==> flow/design.v <==
module MIPS(
	input clk,
	input rst_n,
	input cpu_en,
	input [7:0] data_read,
	input ram_send,
	input ram_receive,
	output reg cpu_send,
	output reg cpu_receive,
	output reg cpu_ready,
	output reg [15:0] data_addr,
	output reg [7:0] data_store,
	output reg [1:0] mem_ctrl, 
	output reg done
	);
	reg [15:0] R [7:0]; 
	reg [15:0] PC,IR;
	reg [3:0] OP;
	reg [2:0] funct; 
	reg [2:0] state,next_state;
	parameter IDLE = 3'b000,
				 IF = 3'b001,
				 ID = 3'b010,
				 EX = 3'b011,
				 MEM = 3'b100,
				 WB = 3'b101;
	always@(posedge clk)
	begin
		if(~(rst_n&cpu_en))
		begin
			state <= IDLE;
		end
		else
		begin
			case(next_state)
				IDLE:state <= IDLE;
				IF:state <= IF;
				ID:state <= ID;
				EX:state <= EX;
				MEM:state <= MEM;
				WB:state <= WB;
				default:state <= state;
			endcase
		end
	end
	reg [15:0] rs,rt;
	reg [5:0] im;
	reg [11:0] addr;
	reg [15:0] temp;
	reg [1:0] read_cnt;
	reg [1:0] write_cnt;
	reg delay_cnt;
	reg delay_en;
	always@(posedge clk) 
	begin
		if(~(rst_n&cpu_en))
		begin
			cpu_ready <= 1'b0;
			delay_cnt <= 1'b0;
		end
		else if(delay_en)
		begin
			if(delay_cnt)
				cpu_ready <= 1'b0; 
			else
			begin
				cpu_ready <= 1'b1;
				delay_cnt <= 1'b1;
			end
		end
		else
		begin
			cpu_ready <= 1'b0;
			delay_cnt <= 1'b0;
		end
	end
	wire [15:0]PC_1;
	assign PC_1 = PC + 16'd2;
	always@(posedge clk)
	begin
		if(~(rst_n&cpu_en))
		begin
			{R[0],R[1],R[2],R[3],R[4],R[5],R[6],R[7]} <= 128'd0;
			{PC,IR} <= 32'd0;
			{rs,rt} <= 32'd0;
			im <= 6'd0;
			addr <= 12'd0;
			temp <= 16'd0;
			{cpu_receive,cpu_send} <= 2'b00;
			next_state <= IDLE;
			data_addr <= 16'd0;
			data_store <= 8'd0;
			OP <= 4'd0;
			IR <= 16'd0;
			funct <= 3'd0;
			delay_en <= 1'b0;
			done <= 1'b0;
			mem_ctrl <= 2'd0; 
			read_cnt <= 2'd0;
			write_cnt <= 2'd0;
		end
		else
		begin
			case(state)
				IDLE:
				begin
					done <= 1'b0;
					next_state <= IF;
					read_cnt <= 2'd0;
					write_cnt <= 2'd0;
					{cpu_receive,cpu_send} <= 2'b00;
					mem_ctrl <= 2'b00; 
				end
				IF:
				begin
					mem_ctrl <= 2'b10; 
					{cpu_receive,cpu_send} <= 2'b00; 
					if(read_cnt == 2'd0)
					begin
						data_addr <= PC;
						delay_en <= 1'b1;
						if(cpu_receive && ram_send) 
						begin
							cpu_receive <= 1'b0;
							delay_en <= 1'b0;
							read_cnt <= 2'd1;
						end
						else if(ram_send) 
						begin
							IR[15:8] <= data_read;
							if(IR[15:8] == data_read)
								cpu_receive <= 1'b1;
							else
								cpu_receive <= 1'b0;
						end
						else
						begin
							IR[15:8] <= IR[15:8];
							read_cnt <= 2'd0;
						end
					end
					else if(read_cnt == 2'd1)
					begin
						data_addr <= PC + 16'd1;
						delay_en <= 1'b1;
						if(cpu_receive && ram_send) 
						begin
							cpu_receive <= 1'b0;
							delay_en <= 1'b0;
							read_cnt <= 2'd2;
						end
						else if(ram_send) 
						begin
							IR[7:0] <= data_read;
							if(IR[7:0] == data_read)
								cpu_receive <= 1'b1;
							else
								cpu_receive <= 1'b0;
						end
						else
						begin
							IR[7:0] <= IR[7:0];
							read_cnt <= 2'd1;
						end
					end
					else if(read_cnt == 2'd2)
					begin
						next_state <= ID;
						PC <= PC + 16'd2;
						read_cnt <= 2'd0;
						mem_ctrl <= 2'b00; 
						{cpu_receive,cpu_send} <= 2'b00;
					end
					else
					begin
						next_state <= IF;
						PC <= PC;
					end
				end
				ID:
				begin
					OP <= IR[15:12];
					case(IR[11:9])
						3'd0:rs <= R[0];
						3'd1:rs <= R[1];
						3'd2:rs <= R[2];
						3'd3:rs <= R[3];
						3'd4:rs <= R[4];
						3'd5:rs <= R[5];
						3'd6:rs <= R[6];
						3'd7:rs <= R[7];
						default:rs <= 16'd0;
					endcase
					case(IR[8:6])
						3'd0:rt <= R[0];
						3'd1:rt <= R[1];
						3'd2:rt <= R[2];
						3'd3:rt <= R[3];
						3'd4:rt <= R[4];
						3'd5:rt <= R[5];
						3'd6:rt <= R[6];
						3'd7:rt <= R[7];
						default:rt <= 16'd0;
					endcase
					funct <= IR[2:0];
					im <= IR[5:0];
					addr <= IR[11:0];
					next_state <= EX;
				end
				EX:
				begin
					if(OP == 4'b0000) 
					begin
						case(funct)
							3'b000,3'b001:temp <= rs + rt; 
							3'b010,3'b011:temp <= rs - rt; 
							3'b100:temp <= (rs < rt) ? 16'd1:16'd0; 
							3'b101:temp <= rs & rt; 
							3'b110:temp <= rs | rt; 
							3'b111:PC <= rs; 
							default:temp <= 16'd0;
						endcase
					end
					else if(OP[3]) 
					begin
						case(OP)
							4'b1000:temp <= rs + {10'd0,im}; 
							4'b1001:temp <= rs - {10'd0,im}; 
							4'b1010:temp <= rs & {10'd0,im}; 
							4'b1011:temp <= rs | {10'd0,im}; 
							4'b1110:PC <= (rs==rt) ? (PC+16'd2+im<<1):PC; 
							4'b1111:PC <= (rs!=rt) ? (PC+16'd2+im<<1):PC; 
							default:temp <= 16'd0;
						endcase
					end
					else if(OP[2]) 
					begin
						if(OP == 4'b0100) 
							PC <= {PC_1[15:12],addr};
						else if(OP == 4'b0101) 
						begin
							R[7] <= PC;
							PC <= {PC_1[15:12],addr};
						end
					end
					else
						next_state <= IDLE;
					next_state <= MEM;
					read_cnt <= 2'd0;
					write_cnt <= 2'd0;
					data_addr <= 16'd0;
				end
				MEM:
				begin
					case(OP)
						4'b1100: 
							begin
								mem_ctrl <= 2'b10; 
								{cpu_receive,cpu_send} <= 2'b00; 
								if(read_cnt == 2'd0)
								begin
									data_addr <= rs + {10'd0,im};
									delay_en <= 1'b1;
									if(cpu_receive && ram_send) 
									begin
										cpu_receive <= 1'b0;
										delay_en <= 1'b0;
										read_cnt <= 2'd1;
									end
									else if(ram_send) 
									begin
										temp[15:8] <= data_read;
										if(temp[15:8] == data_read)
											cpu_receive <= 1'b1;
										else
											cpu_receive <= 1'b0;
									end
									else
									begin
										temp[15:8] <= temp[15:8];
										read_cnt <= 2'd0;
									end
								end
								else if(read_cnt == 2'd1)
								begin
									data_addr <= rs + {10'd0,im} + 16'd1;
									delay_en <= 1'b1;
									if(cpu_receive && ram_send) 
									begin
										cpu_receive <= 1'b0;
										delay_en <= 1'b0;
										read_cnt <= 2'd2;
									end
									else if(ram_send) 
									begin
										temp[7:0] <= data_read;
										if(temp[7:0] == data_read)
											cpu_receive <= 1'b1;
										else
											cpu_receive <= 1'b0;
									end
									else
									begin
										temp[7:0] <= temp[7:0];
										read_cnt <= 2'd1;
									end
								end
								else if(read_cnt == 2'd2)
								begin
									next_state <= WB;
									read_cnt <= 2'd0;
									mem_ctrl <= 2'b00; 
									{cpu_receive,cpu_send} <= 2'b00;
								end
								else
								begin
									next_state <= MEM;
									temp <= temp;
								end
							end
						4'b1101: 
							begin
								mem_ctrl <= 2'b01; 
								{cpu_receive,cpu_send} <= 2'b00; 
								if(write_cnt == 2'd0)
								begin
									data_addr <= rs + {10'd0,im};
									data_store <= rt[15:8];
									if(cpu_send && ram_receive)
									begin
										cpu_send <= 1'b0;
										write_cnt <= 2'd1;
									end
									else if(data_store == rt[15:8])
										cpu_send <= 1'b1;
									else
									begin
										cpu_send <= 1'b0;
										write_cnt <= 2'd0;
									end
								end
								else if(write_cnt == 2'd1)
								begin
									data_addr <= rs + {10'd0,im} + 16'd1;
									data_store <= rt[7:0];
									if(cpu_send && ram_receive)
									begin
										cpu_send <= 1'b0;
										write_cnt <= 2'd2;
									end
									else if(data_store == rt[7:0])
										cpu_send <= 1'b1;
									else
									begin
										cpu_send <= 1'b0;
										write_cnt <= 2'd1;
									end
								end
								else if(write_cnt == 2'd2)
								begin
									next_state <= WB;
									write_cnt <= 2'd0;
									mem_ctrl <= 2'b00; 
									{cpu_receive,cpu_send} <= 2'b00;
								end
								else
								begin
									next_state <= MEM;
									write_cnt <= write_cnt;
								end
							end
						default:
							begin
								mem_ctrl <= 2'b00; 
								temp <= temp;
								data_store <= 8'd0;
								data_addr <= 8'd0;
								next_state <= WB;
							end
					endcase
				end
				WB:
				begin
					if(OP == 4'b0000) 
					begin
						case(IR[5:3])
							3'd0:R[0] <= temp;
							3'd1:R[1] <= temp;
							3'd2:R[2] <= temp;
							3'd3:R[3] <= temp;
							3'd4:R[4] <= temp;
							3'd5:R[5] <= temp;
							3'd6:R[6] <= temp;
							3'd7:R[7] <= temp;
						endcase
					end
					else if(OP[3]) 
					begin
						if((OP[3:2] == 2'b10) | (OP == 4'b1100)) 
						begin
							case(IR[8:6])
								3'd0:R[0] <= temp;
								3'd1:R[1] <= temp;
								3'd2:R[2] <= temp;
								3'd3:R[3] <= temp;
								3'd4:R[4] <= temp;
								3'd5:R[5] <= temp;
								3'd6:R[6] <= temp;
								3'd7:R[7] <= temp;
							endcase
						end
					end
					else 
						{R[0],R[1],R[2],R[3],R[4],R[5],R[6],R[7]} <= {R[0],R[1],R[2],R[3],R[4],R[5],R[6],R[7]};
					done <= 1'b1;
					next_state <= IDLE;
				end
			endcase
		end
	end
endmodule
== Step by step through the tools: MIPS ==
What the tools print for MIPS, step after step.
Line numbers count from 1 in the design file above.
Operators: Yosys type, input widths -> output width; for muxes data width and select width s.
Library cell names are shortened.
Not given: n/a

* Design top: MIPS
* Clock input: clk
* Cell library: sky130hd
* Timing corner: tt_025C_1v80

== After elaboration ==
Counts by Yosys on the flattened word-level netlist (proc, flatten, opt, wreduce). Print and check cells are left out. Cells with the same type and inputs are merged into one.

* Magnitude comparators: 1
* Add/subtract/negate cells: 8
* Bitwise gates (word level): 9
* Reductions and logical operators: 59
* Muxes and demuxes: 161
* Equality and inequality tests: 108

{| class="wikitable"
|+ Operator list
! cell !! count
|-
| $mux 16 || 62
|-
| $pmux 16 s8 || 2
|-
| $pmux 8 s5 || 4
|-
| $pmux 16 s2 || 4
|-
| $mux 8 || 13
|-
| $eq 3x3->1 const B || 20
|-
| $eq 8x8->1 || 6
|-
| $pmux 16 s3 || 1
|-
| $pmux 8 s2 || 3
|-
| $reduce_and 5->1 || 9
|-
| $ne 3x3->1 const B || 14
|-
| $mux 2 || 20
|-
| $eq 3x2->1 const B || 12
|-
| $pmux 3 s6 || 2
|-
| $mux 1 || 33
|-
| $add 16x1->16 const B || 2
|-
| $reduce_bool 2->1 || 16
|-
| $eq 4x4->1 const B || 8
|-
| $ne 2x2->1 const B || 15
|-
| $ne 5x5->1 const B || 5
|-
| $reduce_and 10->1 || 2
|-
| $ne 4x4->1 const B || 5
|-
| $eq 3x1->1 const B || 6
|-
| $logic_not 3->1 || 6
|-
| $mux 3 || 6
|-
| $add 16x16->16 || 1
|-
| $sub 16x16->16 || 1
|-
| $lt 16x16->1 || 1
|}

Other operator kinds: 35; their cells: 67.

* Input port bits: 13
* Cells after elaboration: 378
* Flip-flop bits (word level): 275

== Longest topological paths ==
Depth = most cells in a row (Yosys ltp): at word level without a register or memory, in the mapped netlist without a sequential cell, where the memories' decode and read muxes count.

* Word-level depth: 8
* ABC_AREA: 1
* Mapped depth: 20
* Gate-level depth less buffers: 19

== Synthesis result ==
The flow's flattened synthesis, as Yosys stat reports it; memories are mapped. The netlist is that of the ABC_AREA named above (0 if unset); the other value can give another one.
The area totals of this step are shown rounded.

{| class="wikitable"
|+ Cell types
! cell !! count
|-
| dfxtp_1 || 274
|-
| o21ai_0 || 338
|-
| nand2_1 || 444
|-
| a21oi_1 || 275
|-
| inv_1 || 300
|-
| nor2_1 || 268
|-
| ha_1 || 75
|-
| nand3_1 || 144
|-
| xor2_1 || 47
|-
| clkbuf_1 || 108
|-
| o22ai_1 || 59
|-
| a221oi_1 || 40
|-
| a31oi_1 || 51
|-
| nor3_1 || 38
|-
| nand4_1 || 30
|-
| buf_2 || 31
|-
| a211oi_1 || 20
|-
| o221ai_1 || 14
|}

Not listed: further types 38, cells in them 169.

* Mapped flip-flops: 274
* Mapped area: 0.018 mm^2
* Buffers: 151
* Cells in the netlist: 2725

== Timing after synthesis ==
Source: OpenSTA report_checks on the synthesized netlist (no wires, ideal clock, input and output delay 20% of the period each), path of least setup slack; recovery checks are left aside. Register names are those of the netlist, which keeps one name where synthesis merged equal registers.

* Kind: input to register
* From: input rst_n
* To: register next_state
* Stages: 6
* Buffers on the path: 0
* Setup slack: 6906 ps
* Period: 10000 ps
* Launch time at the first pin: 2000 ps
* Delay of the path: 1094 ps
* Arrival time: 2956 ps
* Period reached after synthesis: 3094 ps

"delay of the path" is the arrival time less input delay plus setup time.
"stages" counts driving pins, that of a launching flip-flop among them; a cell with two outputs on the path counts twice.
"period reached after synthesis" is the clock period less the worst setup slack; recovery checks do not enter. This is arithmetic on one report: input and output delays are still those of the set period (20% each).
Where an end lacks its bit number, it is one bit of the signal, or one of the new flip-flops if synthesis recoded a state register.
At most two assigning lines are given for a register; there are more.

* Cells stage by stage: nand2_1 > clkinv_1 > nand2_1 > o21ai_0 > a21oi_1 > o211ai_1

{| class="wikitable"
|+ RTL lines, path post-synthesis
! item !! RTL line !! text
|-
| from (decl) || 3 || <nowiki>input rst_n,</nowiki>
|-
| to (assign) || 90 || <nowiki>next_state <= IDLE;</nowiki>
|-
| to (assign) || 108 || <nowiki>next_state <= IF;</nowiki>
|-
| to (decl) || 20 || <nowiki>reg [2:0] state,next_state;</nowiki>
|}

Chain of elaborated cells between the ends: none given.

== Path in the finished layout ==
From the final timing report of job 3: the path of least setup slack in the routed layout; clock arrival at registers is part of the times.
The path's times are printed in steps of 10 ps; the period is the one set.

* Kind: register to register
* From: register rt[15]
* To: register PC[9]
* Arrival time: 3480 ps
* Stages: 14
* Launch time at the first pin: 550 ps
* Setup slack: 120 ps
* Period: 3150 ps
* Buffers on the path: 1

Between the ends stands the longest chain of elaborated cells between them, by number of cells; it is not shown to be the way that was timed. Of several equally long chains one is given.
A line is the first line of the expression or statement that the cell stems from. Yosys adds cells for indexed reads and writes and turns some case tables into memories.
At most two assigning lines are given for a register; there are more.

* Cells stage by stage: dfxtp_1 > inv_1 > ha_1 > inv_1 > nand3_1 > nor3_2 > nand3_2 > xor2_1 > inv_1 > o21bai_1 > nand2_1 > buf_4 > a221oi_1 > nor2_1
* Length of the longest elaborated chain: 6
* Elaborated cells between the ends (all ways): 11
* RTL lines with such cells: 6
* Classes of those cells: eq/ne: 4; mux: 6; reduce/logical: 1

{| class="wikitable"
|+ RTL lines, path after layout
! item !! RTL line !! text
|-
| from (decl) || 46 || <nowiki>reg [15:0] rs,rt;</nowiki>
|-
| from (assign) || 195 || <nowiki>3'd0:rt <= R[0];</nowiki>
|-
| from (assign) || 196 || <nowiki>3'd1:rt <= R[1];</nowiki>
|-
| $ne 16x16->1 || 232 || <nowiki>4'b1111:PC <= (rs!=rt) ? (PC+16'd2+im<<1):PC;</nowiki>
|-
| $mux 16 || 232 ||
|-
| $pmux 16 s2 || 226 || <nowiki>case(OP)</nowiki>
|-
| $mux 16 || 224 || <nowiki>else if(OP[3])</nowiki>
|-
| $mux 16 || 212 || <nowiki>if(OP == 4'b0000)</nowiki>
|-
| $pmux 16 s2 || 104 || <nowiki>case(state)</nowiki>
|-
| to (assign) || 169 || <nowiki>PC <= PC + 16'd2;</nowiki>
|-
| to (assign) || 220 || <nowiki>3'b111:PC <= rs;</nowiki>
|-
| to (decl) || 17 || <nowiki>reg [15:0] PC,IR;</nowiki>
|}

Subject: MIPS on sky130hd, stored results

Hello all,

Settings and measured results of 3 stored flow runs for module MIPS (sky130hd), not sorted in any way. The constraints put input and output delay at 20% of the set period each and load the outputs with 0.01 pF.
"time used up by the worst setup path" = time allowed to the worst setup path (clock period - input delay - output delay, where it has them) - its slack; a late launch clock adds to it, a late capture clock takes from it.
"total power after layout": no workload was simulated; the value follows from the tool's default switching activity.
"time used up by the worst setup path" is known to 10 ps.
The measured numbers are rounded.

=== Job 1 ===
{| class="wikitable"
! Setting !! Value
|-
| CAP_MARGIN || 40
|-
| CELL_PAD_IN_SITES_GLOBAL_PLACEMENT || 0
|-
| CORE_ASPECT_RATIO || 0.96
|-
| CORE_UTILIZATION || 69
|-
| GPL_TIMING_DRIVEN || 1
|-
| MAX_ROUTING_LAYER || met4
|-
| MIN_ROUTING_LAYER || met2
|-
| PLACE_DENSITY_LB_ADDON || 0.23
|-
| SLEW_MARGIN || 15
|-
| period_ns || 10.0
|-
| CORE_MARGIN || 2
|}
No results, routing failed with GRT-0116.

=== Job 2 ===
{| class="wikitable"
! Setting !! Value
|-
| CAP_MARGIN || 40
|-
| CELL_PAD_IN_SITES_DETAIL_PLACEMENT || 0
|-
| CELL_PAD_IN_SITES_GLOBAL_PLACEMENT || 0
|-
| CORE_ASPECT_RATIO || 0.58
|-
| CORE_UTILIZATION || 69
|-
| GPL_TIMING_DRIVEN || 0
|-
| MAX_ROUTING_LAYER || met5
|-
| MIN_ROUTING_LAYER || met2
|-
| PLACE_DENSITY_LB_ADDON || 0.23
|-
| SETUP_SLACK_MARGIN || 1.88
|-
| SLEW_MARGIN || 15
|-
| period_ns || 10.0
|-
| CORE_MARGIN || 2
|}
No results, routing failed with GRT-0116.

=== Job 3 ===
{| class="wikitable"
! Setting !! Value
|-
| ABC_AREA || 1
|-
| CAP_MARGIN || 25
|-
| CELL_PAD_IN_SITES_DETAIL_PLACEMENT || 2
|-
| CELL_PAD_IN_SITES_GLOBAL_PLACEMENT || 3
|-
| CORE_ASPECT_RATIO || 0.81
|-
| CORE_MARGIN || 7
|-
| CORE_UTILIZATION || 37
|-
| CTS_CLUSTER_SIZE || 90
|-
| GPL_ROUTABILITY_DRIVEN || 1
|-
| HOLD_SLACK_MARGIN || 0.29
|-
| MAX_ROUTING_LAYER || met5
|-
| MIN_ROUTING_LAYER || met1
|-
| PLACE_DENSITY_LB_ADDON || 0.29
|-
| TNS_END_PERCENT || 100
|-
| period_ns || 3.15
|-
| SLEW_MARGIN || 20
|-
! Result !! Value
|-
| Post-synthesis cell area || 0.018 mm^2
|-
| Total power after layout || 7.70 mW
|-
| Worst hold slack in the final report || 398 ps
|-
| Area inside the die boundary || 0.055 mm^2
|-
| Worst setup slack after layout || 119 ps
|-
| Standard-cell area after layout || 0.021 mm^2
|-
| Time used up by the worst setup path || 3030 ps
|-
| Kind of the worst setup path || register to register
|}

Thanks
